==> flow/design.v <==
module cla(
		input  [3:0] A, B,
		input  CIN,
		output COUT,
		output [3:0] S
	);
	wire [3:0] P, G; 
	assign P = A ^ B;
	assign G = A & B;
	wire [3:0] CARRY;
	assign CARRY[0] = G[0] | (P[0] & CIN);																															 
	assign CARRY[1] = G[1] | (P[1] & G[0]) | (P[1] & P[0] & CIN);																							 
	assign CARRY[2] = G[2] | (P[2] & G[1]) | (P[2] & P[1] & G[0]) | (P[2] & P[1] & P[0] & CIN);													 
	assign CARRY[3] = G[3] | (P[3] & G[2]) | (P[3] & P[2] & G[1]) | (P[3] & P[2] & P[1] & G[0]) | (P[3] & P[2] & P[1] & P[0] & CIN);  
	assign COUT  = CARRY[3];
	assign S = P ^ {CARRY[2:0], CIN};
endmodule 
module cla_add(
		input  [23:0] A,B,
		input   CIN,
		output [23:0] OUT,
		output  OF
	);
	wire COUT0, COUT1, COUT2, COUT3, COUT4,COUT5;
	cla claalu_0(.A(A[ 3: 0]), .B(B[ 3: 0]^{4{CIN}}), .CIN(CIN),   .COUT(COUT0), .S(OUT[3:0]));
	cla claalu_1(.A(A[ 7: 4]), .B(B[ 7: 4]^{4{CIN}}), .CIN(COUT0), .COUT(COUT1), .S(OUT[7:4]));
	cla claalu_2(.A(A[11: 8]), .B(B[11: 8]^{4{CIN}}), .CIN(COUT1), .COUT(COUT2), .S(OUT[11:8]));
	cla claalu_3(.A(A[15:12]), .B(B[15:12]^{4{CIN}}), .CIN(COUT2), .COUT(COUT3), .S(OUT[15:12]));
	cla claalu_4(.A(A[19:16]),	.B(B[19:16]^{4{CIN}}), .CIN(COUT3), .COUT(COUT4), .S(OUT[19:16]));
	cla claalu_5(.A(A[23:20]),	.B(B[23:20]^{4{CIN}}), .CIN(COUT4), .COUT(COUT5), .S(OUT[23:20]));
	assign OF = COUT5;
endmodule 
module twos_cla(
		input  [3:0] B,
		input  CIN, 
		output COUT,
		output [3:0] S
	);
	wire [3:0] CARRY;
	assign CARRY[0] = (B[0] & CIN);								 
	assign CARRY[1] = (B[1] & B[0] & CIN);						 
	assign CARRY[2] = (B[2] & B[1] & B[0] & CIN);			 
	assign CARRY[3] = (B[3] & B[2] & B[1] & B[0] & CIN);	 
	assign COUT  = CARRY[3];
	assign S = (B ^ {CARRY[2:0], CIN});
endmodule 
module twoscomp(
		input  [23:0] B,
		output [23:0] OUT
	);
	wire COUT0, COUT1, COUT2, COUT3, COUT4;
	twos_cla t0(.B(~B[ 3: 0]), .CIN(1'b1),   .COUT(COUT0), .S(OUT[3:0]));
	twos_cla t1(.B(~B[ 7: 4]), .CIN(COUT0),  .COUT(COUT1), .S(OUT[7:4]));
	twos_cla t2(.B(~B[11: 8]), .CIN(COUT1),  .COUT(COUT2), .S(OUT[11:8]));
	twos_cla t3(.B(~B[15:12]), .CIN(COUT2),  .COUT(COUT3), .S(OUT[15:12]));
	twos_cla t4(.B(~B[19:16]), .CIN(COUT3),  .COUT(COUT4), .S(OUT[19:16]));
	twos_cla t5(.B(~B[23:20]), .CIN(COUT4),  .COUT(),      .S(OUT[23:20]));
endmodule 
module shifter(
		input  [23:0] IN,
		input  [7:0]  BY,
		input  NEG,				 
		output reg [23:0] OUT
	);
	wire COUT_INT;
	wire [7:0] BY_COMPL;
	twos_cla t_shft0(
		.B(~BY[3:0]), 
		.CIN(1'b1),   
		.COUT(COUT_INT), 
		.S(BY_COMPL[3:0])
	);
	twos_cla t_shft1(
		.B(~BY[7:4]), 
		.CIN(COUT_INT),   
		.COUT(), 
		.S(BY_COMPL[7:4])
	);
	always@(*) begin
		if (NEG == 1'b0) begin	 
			OUT = IN >> BY;
		end else begin					 
			OUT = IN >> BY_COMPL;
		end
	end
endmodule 
module normal(
			input  [23:0] IN,
			input  INOF,
			output reg [22:0] OUT,
			output reg [7:0] COUNT,
			output reg ZEROFLAG
	);
	always@(*) begin
		if (INOF == 1'b1) begin
			OUT   <= IN[23:1];	COUNT <= 8'b1;	  ZEROFLAG <= 1'b0;
		end else begin
			casez (IN)			
				24'b1???????????????????????:
					begin
						OUT <= IN[22:0];	COUNT <= 8'd0;  ZEROFLAG <= 1'b0;
					end 
				24'b01??????????????????????:
					begin
						OUT <= {IN[21:0], 1'b0};  COUNT <= -8'd1;  ZEROFLAG <= 1'b0;
					end
				24'b001?????????????????????:
					begin
						OUT <= {IN[20:0], 2'b0};  COUNT <= -8'd2;  ZEROFLAG <= 1'b0;
					end 
				24'b0001????????????????????:
					begin
						OUT <= {IN[19:0], 3'b0};  COUNT <= -8'd3;  ZEROFLAG <= 1'b0;
					end 
				24'b00001???????????????????:
					begin
						OUT <= {IN[18:0], 4'b0};  COUNT <= -8'd4;  ZEROFLAG <= 1'b0;
					end 
				24'b000001??????????????????:
					begin
						OUT <= {IN[17:0], 5'b0};  COUNT <= -8'd5;  ZEROFLAG <= 1'b0;
					end 
				24'b0000001?????????????????:
					begin
						OUT <= {IN[16:0], 6'b0};  COUNT <= -8'd6;  ZEROFLAG <= 1'b0;
					end 
				24'b00000001????????????????:
					begin
						OUT <= {IN[15:0], 7'b0};  COUNT <= -8'd7;  ZEROFLAG <= 1'b0;
					end 
				24'b000000001???????????????:
					begin
						OUT <= {IN[14:0], 8'b0};  COUNT <= -8'd8;  ZEROFLAG <= 1'b0;
					end 
				24'b0000000001??????????????:
					begin
						OUT <= {IN[13:0], 9'b0};  COUNT <= -8'd9;  ZEROFLAG <= 1'b0;
					end 
				24'b00000000001?????????????:
					begin
						OUT <= {IN[12:0], 10'b0};  COUNT <= -8'd10;  ZEROFLAG <= 1'b0;
					end 
				24'b000000000001????????????:
					begin
						OUT <= {IN[11:0], 11'b0};  COUNT <= -8'd11;  ZEROFLAG <= 1'b0;
					end 
				24'b0000000000001???????????:
					begin
						OUT <= {IN[10:0], 12'b0};  COUNT <= -8'd12;  ZEROFLAG <= 1'b0;
					end 
				24'b00000000000001??????????:
					begin
						OUT <= {IN[9:0], 13'b0};  COUNT <= -8'd13;  ZEROFLAG <= 1'b0;
					end 
				24'b000000000000001?????????:
					begin
						OUT <= {IN[8:0], 14'b0};  COUNT <= -8'd14;  ZEROFLAG <= 1'b0;
					end 
				24'b0000000000000001????????:
					begin
						OUT <= {IN[7:0], 15'b0};  COUNT <= -8'd15;  ZEROFLAG <= 1'b0;
					end 
				24'b00000000000000001???????:
					begin
						OUT <= {IN[6:0], 16'b0};  COUNT <= -8'd16;  ZEROFLAG <= 1'b0;
					end 
				24'b000000000000000001??????:
					begin
						OUT <= {IN[5:0], 17'b0};  COUNT <= -8'd17;  ZEROFLAG <= 1'b0;
					end 
				24'b0000000000000000001?????:
					begin
						OUT <= {IN[4:0], 18'b0};  COUNT <= -8'd18;  ZEROFLAG <= 1'b0;
					end 
				24'b00000000000000000001????:
					begin
						OUT <= {IN[3:0], 19'b0};  COUNT <= -8'd19;  ZEROFLAG <= 1'b0;
					end 
				24'b000000000000000000001???:
					begin
						OUT <= {IN[2:0], 20'b0};  COUNT <= -8'd20;  ZEROFLAG <= 1'b0;
					end 
				24'b0000000000000000000001??:
					begin
						OUT <= {IN[1:0], 21'b0};  COUNT <= -8'd21;  ZEROFLAG <= 1'b0;
					end 
				24'b00000000000000000000001?:
					begin
						OUT <= {IN[0], 22'b0};  COUNT <= -8'd22;  ZEROFLAG <= 1'b0;
					end
				24'b000000000000000000000001:
					begin
						OUT <= {23'b0};  COUNT <= -8'd23;  ZEROFLAG <= 1'b0;
					end
				default:
					begin
						OUT <= {23'b0};  COUNT <= -8'd24;  ZEROFLAG <= 1'b1;
					end 
			endcase
		end
	end
endmodule 
module alu(
		input  FPUCLK,
		input  [31:0] A, B,
		input  [2:0]  CTRL,
		output reg [31:0] OUT
	);
	reg [23:0] APP0, APP1, BPP0, BPP1, RESM;	 
	reg [31:0] OUT0;
	reg ASIGN0, ASIGN1, BSIGN0, BSIGN1, SIGN, OF0;
	reg [2:0]  CTRL1, CTRL2, CTRL3;
	reg [7:0] EXPONENT;
	reg  EXPCIN;				 
	wire [7:0] EXPDIF_w;		 
	wire COUT_EX, COUT_EX1;
	reg [7:0]  EXPCARRY0, EXPCARRY1;						 
	reg  EXPZFLAG0, EXPZFLAG1, EXPZFLAG2;
	cla claexp_0(.A(A[26:23]), .B(B[26:23]^{4{EXPCIN}}), .CIN(EXPCIN),  .COUT(COUT_EX), .S(EXPDIF_w[3:0]));	
	cla claexp_1(.A(A[30:27]),	.B(B[30:27]^{4{EXPCIN}}), .CIN(COUT_EX), .COUT(COUT_EX1), .S(EXPDIF_w[7:4]));
	reg [7:0] EXPDIF0;
	reg EXPLT0;					 
	reg [7:0] AEXP0, BEXP0;		 
	reg [23:0] TBSHIFTED;
	wire [23:0] SHIFTOUT_w;
	shifter shift_0(.IN(TBSHIFTED), .BY(EXPDIF0), .NEG(EXPLT0), .OUT(SHIFTOUT_w));
	reg  [23:0] A_ALUIN, B_ALUIN;
	wire [23:0] ALUOUT;
	reg ALUCIN;
	wire OVERFLOW;
	cla_add cla_add0(
		.A(A_ALUIN),
		.B(B_ALUIN),
		.CIN(ALUCIN),
		.OUT(ALUOUT),
		.OF(OVERFLOW)
	);
	wire [23:0] TWOSOUT;
	twoscomp twosconv0(
		.B(ALUOUT),
		.OUT(TWOSOUT)
	);
	wire [22:0] NORMOUT;
	wire NORMFLAG, NORMZERO;
	wire [7:0] NORM_SHIFT;
	normal normalize0(
		.IN(RESM),
		.INOF(OF0),
		.OUT(NORMOUT),
		.COUNT(NORM_SHIFT),
		.ZEROFLAG(NORMZERO)
	);
	wire COUT_SRES;
	wire [7:0] EXPSRES;
	cla clasresexp_0(.A(EXPCARRY1[3:0]),	.B(NORM_SHIFT[3:0]), .CIN(1'b0),      .COUT(COUT_SRES), .S(EXPSRES[3:0]));
	cla clasresexp_1(.A(EXPCARRY1[7:4]),	.B(NORM_SHIFT[7:4]), .CIN(COUT_SRES), .COUT(),          .S(EXPSRES[7:4]));
	parameter ADD = 3'b000, SUB = 3'b001;
	always@(*) begin
		if (CTRL == ADD | CTRL == SUB) begin
			EXPCIN <= 1'b1;
		end else begin
			EXPCIN <= 1'b0;
		end
		if (CTRL1 == ADD | CTRL1 == SUB) begin			
			if (EXPLT0 == 1'b0) begin			 
				TBSHIFTED <= BPP0;
			end else begin								 
				TBSHIFTED <= APP0;		
			end
		end else begin
			TBSHIFTED <= 24'bX;
		end
		if (CTRL2 == ADD) begin		
			if (((ASIGN1 == 1'b0) & (BSIGN1 == 1'b0)) | ((ASIGN1 == 1'b1) & (BSIGN1 == 1'b1))) begin 	 
				A_ALUIN <= APP1;
				B_ALUIN <= BPP1;
				ALUCIN  <= 1'b0;
			end else if ((ASIGN1 == 1'b0) & (BSIGN1 == 1'b1)) begin
				A_ALUIN <= APP1;	 
				B_ALUIN <= BPP1;
				ALUCIN  <= 1'b1;
			end else if ((ASIGN1 == 1'b1) & (BSIGN1 == 1'b0)) begin
				A_ALUIN <= BPP1;	 
				B_ALUIN <= APP1;
				ALUCIN  <= 1'b1;				
			end else begin
				A_ALUIN <= 24'bX;
				B_ALUIN <= 24'bX;
				ALUCIN  <= 1'bX;
			end			
		end else if (CTRL2 == SUB) begin
			if (((ASIGN1 == 1'b0) & (BSIGN1 == 1'b1)) | ((ASIGN1 == 1'b1) & (BSIGN1 == 1'b0))) begin 	 
				A_ALUIN <= APP1;
				B_ALUIN <= BPP1;
				ALUCIN  <= 1'b0;				
			end else if ((ASIGN1 == 1'b0) & (BSIGN1 == 1'b0)) begin
				A_ALUIN <= APP1;	 
				B_ALUIN <= BPP1;
				ALUCIN  <= 1'b1;				
			end else if ((ASIGN1 == 1'b1) & (BSIGN1 == 1'b1)) begin
				A_ALUIN <= BPP1;	 
				B_ALUIN <= APP1;
				ALUCIN  <= 1'b1;
			end else begin
				A_ALUIN <= 24'bX;
				B_ALUIN <= 24'bX;
				ALUCIN  <= 1'bX;
			end	
		end else begin
			A_ALUIN <= 24'bX;
			B_ALUIN <= 24'bX;
			ALUCIN  <= 1'bX;
		end
		if ((CTRL3 == ADD)|(CTRL3 == SUB)) begin
			if ((EXPZFLAG2 == 1'b1) & (NORMZERO == 1'b1)) begin
				EXPONENT <= 8'b0;
			end else begin
				EXPONENT <= EXPSRES;
			end
		end else begin
			EXPONENT <= EXPSRES;			 
		end
	end
	always@(posedge FPUCLK) begin		
		if (CTRL == ADD | CTRL == SUB) begin
			APP0    <= {1'b1,A[22:0]};
			BPP0    <= {1'b1,B[22:0]};
			ASIGN0  <= A[31];
			BSIGN0  <= B[31];
			EXPDIF0 <= EXPDIF_w;
			EXPLT0  <= ~COUT_EX1;
			AEXP0   <= A[30:23];
			BEXP0   <= B[30:23];
			CTRL1	  <= CTRL;
			if (EXPDIF_w == 8'b0) begin
				EXPZFLAG0 <= 1'b1;
			end else begin
				EXPZFLAG0 <= 1'b0;
			end
		end
		if (CTRL1 == ADD | CTRL1 == SUB) begin
			EXPZFLAG1 <= EXPZFLAG0;
			CTRL2  <= CTRL1;					
			ASIGN1 <= ASIGN0;
			BSIGN1 <= BSIGN0;
			if (EXPLT0 == 1'b0) begin			 
				APP1      <= APP0;
				BPP1      <= SHIFTOUT_w;
				EXPCARRY0  <= AEXP0; 
			end else begin									 
				APP1  	 <= SHIFTOUT_w;
				BPP1      <= BPP0;
				EXPCARRY0  <= BEXP0;					
			end
		end
		if (CTRL2 == ADD) begin
			EXPZFLAG2 <= EXPZFLAG1;
			CTRL3 <= CTRL2;
			if (((ASIGN1 == 1'b0) & (BSIGN1 == 1'b0)) | ((ASIGN1 == 1'b1) & (BSIGN1 == 1'b1))) begin 	 
				RESM <= ALUOUT;
				OF0  <= OVERFLOW;
				EXPCARRY1 <= EXPCARRY0;
				SIGN <= ASIGN1;
			end else if ((ASIGN1 == 1'b0) & (BSIGN1 == 1'b1)) begin
				if (OVERFLOW == 1'b0) begin
					RESM <= TWOSOUT;
				end else begin
					RESM <= ALUOUT;
				end
				OF0 <= 1'b0;
				EXPCARRY1 <= EXPCARRY0;
				SIGN <= ~OVERFLOW;
			end else if ((ASIGN1 == 1'b1) & (BSIGN1 == 1'b0)) begin
				if (OVERFLOW == 1'b0) begin
					RESM <= TWOSOUT;
				end else begin
					RESM <= ALUOUT;
				end
				OF0 <= 1'b0;
				EXPCARRY1 <= EXPCARRY0;
				SIGN <= ~OVERFLOW;
			end
		end else if (CTRL2 == SUB) begin
			CTRL3 <= CTRL2;
			EXPZFLAG2 <= EXPZFLAG1;
			if (((ASIGN1 == 1'b0) & (BSIGN1 == 1'b1)) | ((ASIGN1 == 1'b1) & (BSIGN1 == 1'b0))) begin 	 
				RESM <= ALUOUT;
				OF0 <= OVERFLOW;
				EXPCARRY1 <= EXPCARRY0;
				SIGN <= ASIGN1;
			end else if ((ASIGN1 == 1'b0) & (BSIGN1 == 1'b0)) begin
				if (OVERFLOW == 1'b0) begin
					RESM <= TWOSOUT;
				end else begin
					RESM <= ALUOUT;
				end
				OF0 <= 1'b0;
				EXPCARRY1 <= EXPCARRY0;
				SIGN <= ~OVERFLOW;
			end else if ((ASIGN1 == 1'b1) & (BSIGN1 == 1'b1)) begin
				if (OVERFLOW == 1'b0) begin
					RESM <= TWOSOUT;
				end else begin
					RESM <= ALUOUT;
				end
				OF0 <= 1'b0;
				EXPCARRY1 <= EXPCARRY0;
				SIGN <= ~OVERFLOW;
			end
		end
		if ((CTRL3 == ADD)|(CTRL3 == SUB)) begin
			OUT <= {SIGN, EXPONENT, NORMOUT};
		end
	end
endmodule 
## Reports on alu

What the tools print for alu, step after step.
Lines are those of the file above, counted from 1.
Library cell names are shortened.
A cell with n/a has no value.

| design | value |
|---|---|
| top module | alu |
| clock port | FPUCLK |
| standard-cell library | sky130hd |
| timing corner | tt_025C_1v80 |

## After elaboration

Yosys after proc, flatten, opt, wreduce and memory -nomap, before mapping. Memory bits, and registers merged into a memory's read port (data or address), are not among the register bits. Print and check cells are not counted.

| cells by class | value |
|---|---|
| equality and inequality tests | 28 |
| shift operators | 2 |
| multiplexer cells | 75 |
| bitwise logic cells | 370 |
| reductions and logical operators | 9 |

Operators with widths:

| cell | number |
|---|---|
| two-way mux 24 bit | 27 |
| parallel mux 23 bit (select 23 bit) | 1 |
| AND 1 bit | 215 |
| parallel mux 8 bit (select 24 bit) | 1 |
| XOR 4 bit | 36 |
| OR 1 bit | 97 |
| two-way mux 23 bit | 4 |
| two-way mux 8 bit | 10 |
| >> shifter 24 x 8 -> 24 bit | 2 |
| AND 4 bit | 9 |
| NOT 4 bit | 8 |
| two-way mux 1 bit | 30 |
| == test 24 x 1 -> 1 bit with constant B | 1 |
| OR reduction 24 bit | 1 |
| == test 23 x 1 -> 1 bit with constant B | 1 |
| == test 22 x 1 -> 1 bit with constant B | 1 |
| == test 21 x 1 -> 1 bit with constant B | 1 |
| == test 20 x 1 -> 1 bit with constant B | 1 |
| == test 19 x 1 -> 1 bit with constant B | 1 |
| == test 18 x 1 -> 1 bit with constant B | 1 |
| == test 17 x 1 -> 1 bit with constant B | 1 |
| == test 16 x 1 -> 1 bit with constant B | 1 |
| == test 15 x 1 -> 1 bit with constant B | 1 |
| == test 3 x 1 -> 1 bit with constant B | 5 |
| == test 14 x 1 -> 1 bit with constant B | 1 |
| == test 13 x 1 -> 1 bit with constant B | 1 |
| == test 12 x 1 -> 1 bit with constant B | 1 |
| zero test 3 bit | 4 |

Not listed: further kinds 17, cells in them 21.

| word-level totals | value |
|---|---|
| bits in registers | 209 |
| input bits | 68 |
| output and inout bits | 32 |
| word-level cells | 511 |

## Longest topological paths

Longest topological path by Yosys (ltp), each cell counted once; first at word level (registers and memories cut), then after technology mapping (sequential cells cut; the memories' decode and read muxes count).

| depth | value |
|---|---|
| word-level depth | 35 |
| ABC_AREA | 0 |
| gate-level depth with buffers | 26 |
| gate-level depth less buffers | 23 |

## After synthesis

Yosys stat after the flow's synthesis: flattened, memories mapped to cells. It holds for the ABC_AREA given above (unset counts as 0); a run with the other value may have another netlist.

| mapped netlist | value |
|---|---|
| mapped cells | 1461 |
| chip area (Yosys) | 14381.3 um^2 |
| sequential area | 6246.0 um^2 |
| flip-flops | 208 |
| buffer cells | 121 |

Cells by type:

| cell | number | area in all (um^2) |
|---|---|---|
| edfxtp_1 | 208 | 6245.99 |
| nand2_1 | 190 | 713.184 |
| ha_1 | 51 | 638.112 |
| a21oi_1 | 107 | 535.514 |
| mux2_2 | 45 | 506.736 |
| nor2_1 | 123 | 461.693 |
| o21ai_0 | 85 | 425.408 |
| clkbuf_1 | 103 | 386.621 |
| mux4_2 | 15 | 337.824 |
| xnor2_1 | 30 | 262.752 |
| o31ai_1 | 32 | 240.23 |
| a22o_1 | 26 | 227.718 |
| a222oi_1 | 22 | 220.211 |
| xor2_1 | 25 | 218.96 |
| mux2i_1 | 18 | 180.173 |
| a22oi_1 | 22 | 165.158 |
| nand3_1 | 33 | 165.158 |
| fa_1 | 8 | 160.154 |

Not listed: further types 69, cells in them 318.
The figures by module come from a second, unflattened synthesis with its own total; it is not the netlist above.

| second synthesis, totals | value |
|---|---|
| cells (unflattened synthesis) | 1346 |
| area (unflattened synthesis) | 14858.0 um^2 |

Rows give one instance, submodules left out.

Modules:

| module | instances | cells | area (um^2) | seq. area (um^2) |
|---|---|---|---|---|
| alu | 1 | 420 | 8328.0 | 6246.0 |
| normal | 1 | 496 | 2907.8 | 0.0 |
| shifter | 1 | 174 | 1442.6 | 0.0 |
| cla | 10 | 14 | 136.4 | 0.0 |
| twos_cla | 8 | 8 | 57.6 | 0.0 |
| cla_add | 1 | 27 | 261.5 | 0.0 |
| twoscomp | 1 | 25 | 93.8 | 0.0 |

## Timing after synthesis

Source: OpenSTA report_checks on the synthesized netlist (no wires, ideal clock, input and output delay 20% of the period each), path of least setup slack; recovery checks are left aside. Register names are those of the netlist, which keeps one name where synthesis merged equal registers.

| path post-synthesis | value |
|---|---|
| path kind | input -> register |
| start | input port CTRL[1] |
| end | register EXPZFLAG0 |
| clock period | 5.5 ns |
| external input delay | 1.100 ns |
| setup time | 0.167 ns |
| time at the first pin | 1.100 ns |
| arrival | 7.565 ns |
| required time | 5.333 ns |
| path slack | -2.232 ns |
| path delay | 6.632 ns |
| stages | 13 |
| buffers on the path | 0 |
| synthesis period reached | 7.732 ns |

"path delay" = arrival - input delay + setup time.
"stages": output pins that drive a net of the path, with the launching flip-flop's if there is one; two outputs of one cell count as two.
"synthesis period reached" is the clock period less the worst setup slack; recovery checks do not enter. This is arithmetic on one report: input and output delays are still those of the set period (20% each).

| between the ends, post-synthesis | value |
|---|---|
| cell sequence | nor2_1 -> xor2_1 -> ha_1 -> nor3b_1 -> o21a_1 -> o21a_1 -> o21ai_0 -> and2_1 -> fa_1 -> inv_1 -> nor3_1 -> or4b_2 -> a211oi_1 |
| elaborated cells between the ends (all ways) | 55 |
| classes of those cells | eq/ne (1); mux (2); logic (50); reduce/logical (2) |

RTL lines, path post-synthesis:

| element | line | text |
|---|---|---|
| from (decl) | 206 | `input [2:0] CTRL,` |
| to (assign) | 336 | `EXPZFLAG0 <= 1'b1;` |
| to (assign) | 338 | `EXPZFLAG0 <= 1'b0;` |
| to (decl) | 218 | `reg EXPZFLAG0, EXPZFLAG1, EXPZFLAG2;` |

No chain of elaborated cells between the ends is given.
Nets of the timed path that keep an RTL name, with a line that drives or declares them; the list need not be complete.

Nets with RTL names, path post-synthesis:

| signal | line | text |
|---|---|---|
| EXPDIF_w[4] | 16 | `assign S = P ^ {CARRY[2:0], CIN};` |

## Path in the finished layout

From the final timing report of flow run 1: the path of least setup slack in the routed layout; clock arrival at registers is part of the times.

| path post-layout | value |
|---|---|
| path kind | register -> register |
| start | register BSIGN1 |
| end | register RESM[20] |
| clock period | 4.32 ns |
| setup time | 0.27 ns |
| time at the first pin | 0.54 ns |
| arrival | 5.95 ns |
| required time | 4.58 ns |
| path slack | -1.37 ns |
| stages | 26 |
| buffers on the path | 2 |

Between the ends stands the longest chain of elaborated cells between them, by number of cells; it is not shown to be the way that was timed. Of several equally long chains one is given.
A line is the first line of the expression or statement that the cell stems from. Yosys adds cells for indexed reads and writes and turns some case tables into memories.
A register here has more assigning lines than the two given.
The path ends at the data pin of a flip-flop with enable; ways to the enable are not counted.

| between the ends, post-layout | value |
|---|---|
| cell sequence | edfxtp_1 -> inv_2 -> ha_4 -> mux2_4 -> nand2b_4 -> buf_6 -> nor2_2 -> a21oi_2 -> o31ai_4 -> ha_4 -> a21o_1 -> a221oi_4 -> o21ai_4 -> nor2_4 -> o21ai_2 -> a21o_1 -> a21o_1 -> fa_2 -> xnor2_2 -> buf_4 -> and2_4 -> nand4b_1 -> nor2_2 -> ha_2 -> nand2_2 -> o21ai_2 |
| length of the longest elaborated chain | 34 |
| elaborated cells between the ends (all ways) | 231 |
| classes of those cells | mux (33); logic (198) |

RTL lines, path post-layout:

| element | line | text |
|---|---|---|
| from (decl) | 211 | `reg ASIGN0, ASIGN1, BSIGN0, BSIGN1, SIGN, OF0;` |
| from (assign) | 345 | `BSIGN1 <= BSIGN0;` |
| AND 1 bit | 300 | `end else if ((ASIGN1 == 1'b1) & (BSIGN1 == 1'b1)) begin` |
| two-way mux 24 bit | 300 |  |
| two-way mux 24 bit | 296 | `end else if ((ASIGN1 == 1'b0) & (BSIGN1 == 1'b0)) begin` |
| two-way mux 24 bit | 292 | `if (((ASIGN1 == 1'b0) & (BSIGN1 == 1'b1)) \| ((ASIGN1 == 1'b1) & (BSIGN1 == 1'b0))) begin` |
| two-way mux 24 bit | 291 | `end else if (CTRL2 == SUB) begin` |
| two-way mux 24 bit | 273 | `if (CTRL2 == ADD) begin` |
| XOR 4 bit | 25 | `cla claalu_0(.A(A[ 3: 0]), .B(B[ 3: 0]^{4{CIN}}), .CIN(CIN), .COUT(COUT0), .S(OUT[3:0]));` |
| (+20 left out) | n/a |  |
| XOR 4 bit | 45 | `assign S = (B ^ {CARRY[2:0], CIN});` |
| two-way mux 24 bit | 401 | `if (OVERFLOW == 1'b0) begin` |
| two-way mux 24 bit | 400 | `end else if ((ASIGN1 == 1'b1) & (BSIGN1 == 1'b1)) begin` |
| two-way mux 24 bit | 391 | `end else if ((ASIGN1 == 1'b0) & (BSIGN1 == 1'b0)) begin` |
| two-way mux 24 bit | 386 | `if (((ASIGN1 == 1'b0) & (BSIGN1 == 1'b1)) \| ((ASIGN1 == 1'b1) & (BSIGN1 == 1'b0))) begin` |
| two-way mux 24 bit | 383 | `end else if (CTRL2 == SUB) begin` |
| two-way mux 24 bit | 356 | `if (CTRL2 == ADD) begin` |
| to (assign) | 360 | `RESM <= ALUOUT;` |
| to (assign) | 366 | `RESM <= TWOSOUT;` |
| to (decl) | 209 | `reg [23:0] APP0, APP1, BPP0, BPP1, RESM;` |

Flow measurements of alu on sky130hd: 4 stored runs with different settings, listed in no order. Input and output delays are each 20% of the period that was set; the output load is 0.01 pF.
"period reached" means the clock period less the worst setup slack. The figure is calculated, with input and output delays left at 20% of the set period.
"critical path time" means the part of the period allowed to the worst setup path (the constraints hold back 20% at inputs and 20% at outputs) less its slack; where the path has registers, the arrival times of their clocks count too.
"power consumption" is the tool's figure for a default switching activity; nothing was simulated.

## Flow run 1

==> flow/run.sh <==
#!/bin/bash
# the make line also repeats the synthesis and layout settings of config.mk as NAME=value (left out here)
make -C /OpenROAD-flow-scripts/flow DESIGN_CONFIG=/design/flow/config.mk WORK_HOME=/design/flow/orfs CLKGATE_MAP_FILE= finish
==> flow/config.mk <==
export PLATFORM = sky130hd
export DESIGN_NAME = alu
export DESIGN_NICKNAME = alu
export VERILOG_FILES = /design/flow/design.v
export SDC_FILE = /design/flow/constraint.sdc
export NUM_CORES = 4
export LEC_CHECK = 0
export CAP_MARGIN = 20
export CORE_MARGIN = 2
export CORE_UTILIZATION = 66
export CTS_CLUSTER_DIAMETER = 270
export GPL_ROUTABILITY_DRIVEN = 1
export HOLD_SLACK_MARGIN = 0.22
export PLACE_DENSITY = 0.51
export SETUP_SLACK_MARGIN = 1.06
export SLEW_MARGIN = 20
export TNS_END_PERCENT = 100
==> flow/constraint.sdc <==
create_clock -name core_clock -period 4.32 [get_ports {FPUCLK}]
set_input_delay 0.8640 -clock core_clock [delete_from_list [all_inputs] [get_ports {FPUCLK}]]
set_output_delay 0.8640 -clock core_clock [all_outputs]
set_load 0.01 [all_outputs]

| result of flow run 1 | value |
|---|---|
| post-synthesis cell area | 14381.3 um^2 |
| die outline area | 22987.1 um^2 |
| standard-cell area after layout | 19417.4 um^2 |
| final utilization | 89.8 % |
| smallest setup slack | -1.366 ns |
| total negative slack | -18.441 ns |
| worst hold slack | 0.419 ns |
| power consumption | 12699 µW |
| period reached | 5.686 ns |
| critical path time | 5.69 ns |
| kind of the worst setup path | register -> register |

## Flow run 2

==> flow/run.sh <==
#!/bin/bash
# the make line also repeats the synthesis and layout settings of config.mk as NAME=value (left out here)
make -C /OpenROAD-flow-scripts/flow DESIGN_CONFIG=/design/flow/config.mk WORK_HOME=/design/flow/orfs CLKGATE_MAP_FILE= finish
==> flow/config.mk <==
export PLATFORM = sky130hd
export DESIGN_NAME = alu
export DESIGN_NICKNAME = alu
export VERILOG_FILES = /design/flow/design.v
export SDC_FILE = /design/flow/constraint.sdc
export NUM_CORES = 4
export LEC_CHECK = 0
export CAP_MARGIN = 15
export CORE_MARGIN = 2
export CORE_UTILIZATION = 25
export PLACE_DENSITY = 0.78
export SETUP_SLACK_MARGIN = 0.9
export SLEW_MARGIN = 20
==> flow/constraint.sdc <==
create_clock -name core_clock -period 5.61 [get_ports {FPUCLK}]
set_input_delay 1.1220 -clock core_clock [delete_from_list [all_inputs] [get_ports {FPUCLK}]]
set_output_delay 1.1220 -clock core_clock [all_outputs]
set_load 0.01 [all_outputs]

| result of flow run 2 | value |
|---|---|
| post-synthesis cell area | 14381.3 um^2 |
| die outline area | 59460.4 um^2 |
| standard-cell area after layout | 18216.2 um^2 |
| final utilization | 32.2 % |
| smallest setup slack | 0.562 ns |
| total negative slack | 0.000 ns |
| worst hold slack | 0.423 ns |
| power consumption | 7847 µW |
| period reached | 5.048 ns |
| critical path time | 5.05 ns |
| kind of the worst setup path | register -> register |

## Flow run 3

==> flow/run.sh <==
#!/bin/bash
# the make line also repeats the synthesis and layout settings of config.mk as NAME=value (left out here)
make -C /OpenROAD-flow-scripts/flow DESIGN_CONFIG=/design/flow/config.mk WORK_HOME=/design/flow/orfs CLKGATE_MAP_FILE= finish
==> flow/config.mk <==
export PLATFORM = sky130hd
export DESIGN_NAME = alu
export DESIGN_NICKNAME = alu
export VERILOG_FILES = /design/flow/design.v
export SDC_FILE = /design/flow/constraint.sdc
export NUM_CORES = 4
export LEC_CHECK = 0
export CAP_MARGIN = 20
export CORE_MARGIN = 2
export CORE_UTILIZATION = 40
export SETUP_SLACK_MARGIN = 0.45
export SLEW_MARGIN = 20
==> flow/constraint.sdc <==
create_clock -name core_clock -period 5.38 [get_ports {FPUCLK}]
set_input_delay 1.0760 -clock core_clock [delete_from_list [all_inputs] [get_ports {FPUCLK}]]
set_output_delay 1.0760 -clock core_clock [all_outputs]
set_load 0.01 [all_outputs]

| result of flow run 3 | value |
|---|---|
| post-synthesis cell area | 14381.3 um^2 |
| die outline area | 37486.8 um^2 |
| standard-cell area after layout | 17499.3 um^2 |
| final utilization | 49.3 % |
| smallest setup slack | 0.446 ns |
| total negative slack | 0.000 ns |
| worst hold slack | 0.415 ns |
| power consumption | 7968 µW |
| period reached | 4.934 ns |
| critical path time | 4.93 ns |
| kind of the worst setup path | register -> register |

## Flow run 4

==> flow/run.sh <==
#!/bin/bash
# the make line also repeats the synthesis and layout settings of config.mk as NAME=value (left out here)
make -C /OpenROAD-flow-scripts/flow DESIGN_CONFIG=/design/flow/config.mk WORK_HOME=/design/flow/orfs CLKGATE_MAP_FILE= finish
==> flow/config.mk <==
export PLATFORM = sky130hd
export DESIGN_NAME = alu
export DESIGN_NICKNAME = alu
export VERILOG_FILES = /design/flow/design.v
export SDC_FILE = /design/flow/constraint.sdc
export NUM_CORES = 4
export LEC_CHECK = 0
export CAP_MARGIN = 20
export CORE_MARGIN = 2
export CORE_UTILIZATION = 40
export SLEW_MARGIN = 20
==> flow/constraint.sdc <==
create_clock -name core_clock -period 5.38 [get_ports {FPUCLK}]
set_input_delay 1.0760 -clock core_clock [delete_from_list [all_inputs] [get_ports {FPUCLK}]]
set_output_delay 1.0760 -clock core_clock [all_outputs]
set_load 0.01 [all_outputs]

| result of flow run 4 | value |
|---|---|
| post-synthesis cell area | 14381.3 um^2 |
| die outline area | 37486.8 um^2 |
| standard-cell area after layout | 17217.8 um^2 |
| final utilization | 48.5 % |
| smallest setup slack | 0.170 ns |
| total negative slack | 0.000 ns |
| worst hold slack | 0.417 ns |
| power consumption | 7670 µW |
| period reached | 5.210 ns |
| critical path time | 5.21 ns |
| kind of the worst setup path | register -> register |
